==> flow/design.v <==
module convolution_core (
input clk,
input reset,
input [31:0] value0,
input [31:0] value1,
input [31:0] value2,
input [31:0] value3,
input [31:0] value4,
input [31:0] value5,
input [31:0] value6,
input [31:0] value7,
input [31:0] value8,
input caculating_start,
output reg caculating_done,
input res_done,
output reg [31:0] ret
);
	parameter kernel0 = 8'd1;
	parameter kernel1 = 8'd2;
	parameter kernel2 = 8'd3;
	parameter kernel3 = 8'd4;
	parameter kernel4 = 8'd5;
	parameter kernel5 = 8'd6;
	parameter kernel6 = 8'd7;
	parameter kernel7 = 8'd8;
	parameter kernel8 = 8'd9;
	reg [31:0] Add0,Add1,Add2,Add3,Add4,Add5,Add6,Add7,Add8;
	reg [1:0] status;
	reg [31:0] reg_31, reg_32, reg_33;
	always @(posedge clk) begin
		if (reset) begin
			status <= 2'b00;
			ret <= 32'hffffffff;
			caculating_done <= 1'b0;
		end else if (status == 2'b00 && caculating_start) begin
			Add0 <= value0 * kernel0;
			Add1 <= value1 * kernel1;
			Add2 <= value2 * kernel2;
			Add3 <= value3 * kernel3;
			Add4 <= value4 * kernel4;
			Add5 <= value5 * kernel5;
			Add6 <= value6 * kernel6;
			Add7 <= value7 * kernel7;
			Add8 <= value8 * kernel8;
			status <= 1'b01;
		end else if (status == 2'b01 && caculating_start) begin
			reg_31 <= Add0+Add1+Add2;
			reg_32 <= Add3+Add4+Add5;
			reg_33 <= Add6+Add7+Add8;
			status <= 2'b10;
		end else if (status == 2'b10 && caculating_start) begin
			ret <= reg_31 + reg_32 + reg_33;
			status <= 2'b11;  
			caculating_done <= 1'b1;
		end else  if (caculating_start == 1'b0)begin
			caculating_done <= 1'b0;
			status <= 2'b00;
		end
	end 
endmodule
`timescale 1 ps / 1 ps
module chris_slave (
		input  wire [3:0]  avs_s0_address,      
		input  wire        avs_s0_read,         
		output wire [31:0] avs_s0_readdata,     
		input  wire        avs_s0_write,        
		input  wire [31:0] avs_s0_writedata,    
		output wire        avs_s0_waitrequest,  
		input  wire        clock_clk,           
		input  wire        reset_reset,         
		output wire        LEDR                 
	);
	reg [31:0] reg_out;
	assign avs_s0_readdata = reg_out;
   reg			Reg_Status_Read;
   reg			Reg_Status_Write;
	reg 			reg_write_done;
	reg 			reg_read_done;
   reg [31:0] 		reg_value[8:0];
	reg 				led_out;
	reg [31:0] reg_res;
   assign avs_s0_waitrequest = Reg_Status_Read&Reg_Status_Write;
	assign LEDR = led_out;
	reg reg_module_caculation_end;
	reg reg_modue_caculating_start;
	reg reg_module_end;
	reg reg_module_start;
   convolution_core instance_convolution(.clk(clock_clk),
	.reset(reset_reset),
	.value0(reg_value[0]),
	.value1(reg_value[1]),
	.value2(reg_value[2]),
	.value3(reg_value[3]),
	.value4(reg_value[4]),
	.value5(reg_value[5]),
	.value6(reg_value[6]),
	.value7(reg_value[7]),
	.value8(reg_value[8]),
	.caculating_start(reg_modue_caculating_start),
	.caculating_done(reg_module_caculation_end),
	.res_done(reg_module_end),
	.ret(reg_res)
	);
	 reg [3:0] reg_current_status, reg_next_status;
	 parameter IDLE = 4'b0001;
    parameter CALCULATING = 4'b0010;
    parameter WAITTING = 4'b0100;
    parameter FINISH = 4'b1000;
	 always@(posedge clock_clk)
    begin
        if(reset_reset)
            reg_current_status <= IDLE;
        else
            reg_current_status <= reg_next_status;
    end
    always@(reg_current_status or reg_read_done or reg_module_caculation_end or reg_write_done or reset_reset)
    begin
        if(reset_reset)
            reg_next_status = IDLE;
        else
        begin
            case(reg_current_status)
                IDLE:reg_next_status = reg_read_done?CALCULATING:IDLE;
                CALCULATING:reg_next_status = reg_module_caculation_end?WAITTING:CALCULATING;
                WAITTING:reg_next_status = reg_write_done?FINISH:WAITTING;
                FINISH: reg_next_status = IDLE;
                default: reg_next_status = IDLE;
            endcase
        end
    end
	 always@(posedge clock_clk) begin
		if (reset_reset) begin
			led_out <= 1'b0;
			reg_module_start<= 1'b0;
			reg_module_end	<= 1'b0;
			reg_modue_caculating_start <= 1'b0;
		end else begin
		case(reg_current_status)
			IDLE: begin
				reg_module_start<= 1'b0;
				reg_module_end	<= 1'b0;
				reg_modue_caculating_start <= 1'b0;
			end
			CALCULATING: begin
				led_out <= 1'b1;
				reg_module_start <= 1'b1;
				reg_modue_caculating_start <= 1'b1;
			end
			WAITTING:begin
				reg_modue_caculating_start <= 1'b0;
				reg_module_end <= 1'b1;
			end
			FINISH:begin
				reg_module_start <= 1'b0;
				reg_module_end	<= 1'b0;
				reg_modue_caculating_start <= 1'b0;
				led_out <= 1'b0;
			end
			default:begin
			end
		endcase
	 end 
	 end
	always @(posedge clock_clk)
	  if (reset_reset) begin
			Reg_Status_Write <= 1'b1;
			reg_read_done <= 1'b0;
			reg_value[0] <= 32'h00000000;
			reg_value[1] <= 32'h00000000;
			reg_value[2] <= 32'h00000000;
			reg_value[3] <= 32'h00000000;
			reg_value[4] <= 32'h00000000;
			reg_value[5] <= 32'h00000000;
			reg_value[6] <= 32'h00000000;
			reg_value[7] <= 32'h00000000;
			reg_value[8] <= 32'h00000000;			
	  end else if (!avs_s0_waitrequest && avs_s0_write) begin
			case (avs_s0_address[3:0])
				4'b0000: reg_value[0] <= avs_s0_writedata;
				4'b0001: reg_value[1] <= avs_s0_writedata;
				4'b0010: reg_value[2] <= avs_s0_writedata;
				4'b0011: reg_value[3] <= avs_s0_writedata;
				4'b0100: reg_value[4] <= avs_s0_writedata;
				4'b0101: reg_value[5] <= avs_s0_writedata;
				4'b0110: reg_value[6] <= avs_s0_writedata;
				4'b0111: reg_value[7] <= avs_s0_writedata;
				4'b1000:begin
					reg_value[8] <= avs_s0_writedata;
					reg_read_done <= 1'b1;  
				end
			endcase		
			Reg_Status_Write <= 1'b1;
	  end else if (avs_s0_waitrequest && avs_s0_write)begin
			Reg_Status_Write <= 1'b0;
	  end else begin
			if(reg_module_end) begin
				reg_read_done <= 1'b0;
			end 
			Reg_Status_Write <= 1'b1;	
	  end
   always @(posedge clock_clk)
	if (reset_reset) begin
		Reg_Status_Read <= 1'b1;	
		reg_write_done <= 1'b0;
		reg_out <= 32'hffffffff;
	end else if (!avs_s0_waitrequest && avs_s0_read) begin
		Reg_Status_Read <= 1'b1;
		reg_write_done <= 1'b1;	
	end else if(avs_s0_waitrequest && avs_s0_read && reg_current_status == WAITTING) begin
		case (avs_s0_address[3:0])
				4'b0000: reg_out <= reg_value[0];
				4'b0001: reg_out <= reg_value[1];
				4'b0010: reg_out <= reg_value[2];
				4'b0011: reg_out <= reg_value[3];
				4'b0100: reg_out <= reg_value[4];
				4'b0101: reg_out <= reg_value[5];
				4'b0110: reg_out <= reg_value[6];
				4'b0111: reg_out <= reg_value[7];
				4'b1000: reg_out <= reg_value[8];
				4'b1001: reg_out <= reg_res;
			default:reg_out <= 32'hffffffff;
		endcase
		Reg_Status_Read <= 1'b0;	
	end else begin
		Reg_Status_Read <= 1'b1;
		if (reg_module_end) begin
			reg_write_done <= 1'b0;
		end
	end
endmodule
==> Reports on chris_slave <==
Tool output for the design above, in the order of the flow.
Lines are those of the file above, counted from 1.
Operators carry their Yosys type and port widths (W data, S select, Z words).
Cell names lack the library's common part.
{ "design": {"design": "chris_slave", "clk_port": "clock_clk", "lib": "sky130hd", "corner": "tt_025C_1v80"} }

==> Word-level counts <==
Counts by Yosys on the flattened word-level netlist (proc, flatten, opt, wreduce). Print and check cells are left out. Cells with the same type and inputs are merged into one.
{ "op_classes": {"addsub": 8, "mul": 5, "equal": 21, "muxes": 22, "logic": 5, "n_reduce_logical": 37} }
{ "op_table": {"columns": ["operator", "n"], "rows": [
  ["$pmux W32 S10", 1],
  ["$add A32 B32 Y32", 8],
  ["$mul A32 B3 Y32 const B", 2],
  ["$mul A32 B4 Y32 const B", 1],
  ["$mul A32 B2 Y31 const B", 1],
  ["$mul A32 B2 Y32 const B", 1],
  ["$reduce_and A2 Y1", 12],
  ["$eq A4 B3 Y1 const B", 5],
  ["$reduce_and A3 Y1", 4],
  ["$eq A4 B2 Y1 const B", 3],
  ["$eq A4 B4 Y1 const B", 3],
  ["$pmux W4 S3", 1],
  ["$mux W1", 11],
  ["$reduce_bool A2 Y1", 5],
  ["$logic_and A1 B1 Y1", 8],
  ["$reduce_or A2 Y1", 4],
  ["$eq A4 B1 Y1 const B", 2],
  ["$mux W2", 4],
  ["$pmux W1 S2", 3],
  ["$not A1 Y1", 4],
  ["$ne A2 B1 Y1 const B", 2],
  ["$ne A2 B2 Y1 const B", 2],
  ["$ne A4 B1 Y1 const B", 1],
  ["$logic_not A4 Y1", 1],
  ["$mux W4", 1],
  ["$ne A3 B1 Y1 const B", 1],
  ["$reduce_or A3 Y1", 1],
  ["$mux W3", 1]
]} }
Not listed: further kinds 5, cells in them 5.
{ "bits": {"reg_bits": 743, "in_bits": 40, "output_inout_bits": 34, "elab_cells": 132} }

==> Longest topological paths <==
Longest topological path by Yosys (ltp), each cell counted once; first at word level (registers and memories cut), then after technology mapping (sequential cells cut; the memories' decode and read muxes count).
{ "logic_depth": {"ltp_word": 5, "abc_area": 1, "ltp_mapped": 15} }

==> After synthesis <==
The flow's flattened synthesis, as Yosys stat reports it; memories are mapped. The netlist is that of the ABC_AREA named above (0 if unset); the other value can give another one.
Totals and module areas in this step are rounded.
{ "by_type": {"columns": ["cell", "n"], "rows": [
  ["edfxtp_1", 377],
  ["dfxtp_1", 367],
  ["nand2_1", 1197],
  ["ha_1", 325],
  ["fa_1", 156],
  ["a21oi_1", 557],
  ["nor2_1", 660],
  ["o21ai_0", 421],
  ["inv_1", 556],
  ["nand3_1", 288],
  ["xor2_1", 133],
  ["clkbuf_1", 114],
  ["nor3_1", 83],
  ["nand4_1", 63],
  ["o21ai_1", 76],
  ["xnor2_1", 43],
  ["o22ai_1", 46],
  ["a21o_1", 26]
]} }
Other cell types: 23; their cells: 199.
{ "mapped": {"cell_count": 5687, "mapped_area_um2": 46000, "seq_area_um2": 19000, "ff_cells": 744} }

==> Worst setup path after synthesis <==
OpenSTA on the mapped netlist: ideal clock, no wires. The path of least setup slack (recovery checks aside). Input and output delay are each 20% of the period. Register names are those of the netlist, which keeps one name where synthesis merged equal registers.
{ "synth_path": {"path_kind": "input port to flip-flop", "from": "input reset_reset", "to": "register instance_convolution.Add0[0]", "period_ns": 6.0, "input_delay_ns": 1.200, "setup_time_ns": 0.930, "t_first_pin_ns": 1.200, "arrival_ns": 13.542, "path_slack_ns": -8.472, "delay_ns": 13.272, "stages": 5, "path_buffers": 2, "synth_period_reached_ns": 14.472} }
"delay_ns" is the arrival time less input delay plus setup time.
"stages": output pins that drive a net of the path, with the launching flip-flop's if there is one; two outputs of one cell count as two.
"synth_period_reached_ns" is the clock period less the worst setup slack; recovery checks do not enter. This is arithmetic on one report: input and output delays are still those of the set period (20% each).
The rows between start and end are the longest chain of elaborated cells between them; the timing report does not say that the signal goes this way. Where chains are equally long, one stands for them.
Each line given opens the expression or statement behind the cell; cells for indexed reads and writes are added by Yosys, which also makes memories of some case tables.
{ "synth_between": {"cell_sequence": "clkbuf_1 > inv_1 > clkbuf_1 > nand2_1 > nor2_1", "elab_chain_len": 2, "cone_cells": 2} }
{ "synth_rtl": {"columns": ["element", "line_no", "source"], "rows": [
  ["from (decl)", 70, "input wire reset_reset,"],
  ["$not A1 Y1", null, null],
  ["$reduce_and A2 Y1", null, null],
  ["to (assign)", 36, "Add0 <= value0 * kernel0;"],
  ["to (decl)", 27, "reg [31:0] Add0,Add1,Add2,Add3,Add4,Add5,Add6,Add7,Add8;"]
]} }

==> Worst path after layout <==
From the final timing report of run 1: the path of least setup slack in the routed layout; clock arrival at registers is part of the times.
{ "layout_path": {"path_kind": "input port to flip-flop", "from": "input avs_s0_address[2]", "to": "register reg_value[7][7]", "period_ns": 6.0, "input_delay_ns": 1.20, "setup_time_ns": 0.07, "t_first_pin_ns": 1.20, "arrival_ns": 4.09, "path_slack_ns": 2.49, "stages": 9, "path_buffers": 2} }
The rows between start and end are the longest chain of elaborated cells between them; the timing report does not say that the signal goes this way. Where chains are equally long, one stands for them.
{ "layout_between": {"cell_sequence": "clkdlybuf4s50_1 > inv_2 > nor2_4 > nand2_1 > buf_4 > nor2_1 > inv_2 > o21ai_0 > a21oi_1", "elab_chain_len": 2, "cone_cells": 2} }
{ "layout_rtl": {"columns": ["element", "line_no", "source"], "rows": [
  ["from (decl)", 63, "input wire [3:0] avs_s0_address,"],
  ["$eq A4 B3 Y1", 178, "case (avs_s0_address[3:0])"],
  ["$reduce_and A2 Y1", null, null],
  ["to (assign)", 175, "reg_value[7] <= 32'h00000000;"],
  ["to (assign)", 186, "4'b0111: reg_value[7] <= avs_s0_writedata;"],
  ["to (decl)", 79, "reg [31:0] reg_value[8:0];"]
]} }

Data sheet: physical implementation of chris_slave

Measured results for chris_slave: 6 stored runs of the Yosys and OpenROAD flow on sky130hd. The settings differ; the order carries no meaning. The constraints put input and output delay at 20% of the set period each and load the outputs with 0.01 pF.
"critical setup path time" means the part of the period allowed to the worst setup path (the constraints hold back 20% at inputs and 20% at outputs) less its slack; where the path has registers, the arrival times of their clocks count too.
The measured numbers are rounded.

==> run 1: settings <==
{ "ABC_AREA": 1, "CELL_PAD_IN_SITES_GLOBAL_PLACEMENT": 1, "CORE_UTILIZATION": 41, "CTS_CLUSTER_DIAMETER": 190, "MAX_ROUTING_LAYER": "met4", "MIN_ROUTING_LAYER": "met1", "SETUP_SLACK_MARGIN": -0.18, "period_ns": 6.0, "CAP_MARGIN": 20, "CORE_MARGIN": 2, "SLEW_MARGIN": 20 }
==> run 1: results <==
area of the synthesized netlist: 46,000 um^2
setup total negative slack: 0.000 ns
standard-cell area after layout: 51,000 um^2
critical setup path time: 2.31 ns
critical path kind: input port to flip-flop
smallest setup slack: 2.5 ns
die area: 120,000 um^2

==> run 2: settings <==
{ "ABC_AREA": 1, "CELL_PAD_IN_SITES_DETAIL_PLACEMENT": 1, "CELL_PAD_IN_SITES_GLOBAL_PLACEMENT": 1, "CORE_UTILIZATION": 41, "CTS_CLUSTER_DIAMETER": 190, "CTS_CLUSTER_SIZE": 84, "MAX_ROUTING_LAYER": "met5", "MIN_ROUTING_LAYER": "met2", "SETUP_SLACK_MARGIN": -0.18, "SLEW_MARGIN": 30, "TNS_END_PERCENT": 35, "period_ns": 2.7, "CAP_MARGIN": 20, "CORE_MARGIN": 2 }
==> run 2: results <==
area of the synthesized netlist: 46,000 um^2
setup total negative slack: -10 ns
standard-cell area after layout: 54,000 um^2
critical setup path time: 2.98 ns
critical path kind: flip-flop to flip-flop
smallest setup slack: -0.28 ns
die area: 120,000 um^2

==> run 3: settings <==
{ "ABC_AREA": 1, "CELL_PAD_IN_SITES_GLOBAL_PLACEMENT": 1, "CORE_UTILIZATION": 41, "CTS_CLUSTER_DIAMETER": 190, "CTS_CLUSTER_SIZE": 49, "MAX_ROUTING_LAYER": "met4", "MIN_ROUTING_LAYER": "met1", "SETUP_SLACK_MARGIN": -0.18, "SLEW_MARGIN": 30, "TNS_END_PERCENT": 35, "period_ns": 6.0, "CAP_MARGIN": 20, "CORE_MARGIN": 2 }
==> run 3: results <==
area of the synthesized netlist: 46,000 um^2
setup total negative slack: 0.000 ns
standard-cell area after layout: 49,000 um^2
critical setup path time: 2.56 ns
critical path kind: input port to flip-flop
smallest setup slack: 2.2 ns
die area: 120,000 um^2

==> run 4: settings <==
{ "ABC_AREA": 1, "CAP_MARGIN": 0, "CELL_PAD_IN_SITES_DETAIL_PLACEMENT": 2, "CORE_UTILIZATION": 29, "CTS_CLUSTER_DIAMETER": 28, "CTS_CLUSTER_SIZE": 31, "GPL_ROUTABILITY_DRIVEN": 0, "SETUP_SLACK_MARGIN": 0.0, "SLEW_MARGIN": 10, "TNS_END_PERCENT": 20, "period_ns": 3.18, "CORE_MARGIN": 2 }
==> run 4: results <==
did not finish, routing stopped with ODB-0269

==> run 5: settings <==
{ "ABC_AREA": 1, "CAP_MARGIN": 0, "CELL_PAD_IN_SITES_DETAIL_PLACEMENT": 2, "CELL_PAD_IN_SITES_GLOBAL_PLACEMENT": 1, "CORE_ASPECT_RATIO": 0.92, "CORE_MARGIN": 6, "CORE_UTILIZATION": 29, "CTS_CLUSTER_DIAMETER": 200, "CTS_CLUSTER_SIZE": 31, "GPL_ROUTABILITY_DRIVEN": 1, "GPL_TIMING_DRIVEN": 1, "MAX_ROUTING_LAYER": "met4", "PLACE_DENSITY_LB_ADDON": 0.28, "SETUP_SLACK_MARGIN": 0.0, "SLEW_MARGIN": 10, "TNS_END_PERCENT": 20, "period_ns": 3.18 }
==> run 5: results <==
area of the synthesized netlist: 46,000 um^2
setup total negative slack: 0.000 ns
standard-cell area after layout: 51,000 um^2
critical setup path time: 3.13 ns
critical path kind: flip-flop to flip-flop
smallest setup slack: 0.046 ns
die area: 170,000 um^2

==> run 6: settings <==
{ "ABC_AREA": 1, "CAP_MARGIN": 35, "CORE_MARGIN": 5, "CORE_UTILIZATION": 62, "MIN_ROUTING_LAYER": "met2", "TNS_END_PERCENT": 35, "period_ns": 5.9, "SLEW_MARGIN": 20 }
==> run 6: results <==
did not finish, routing stopped with GRT-0116
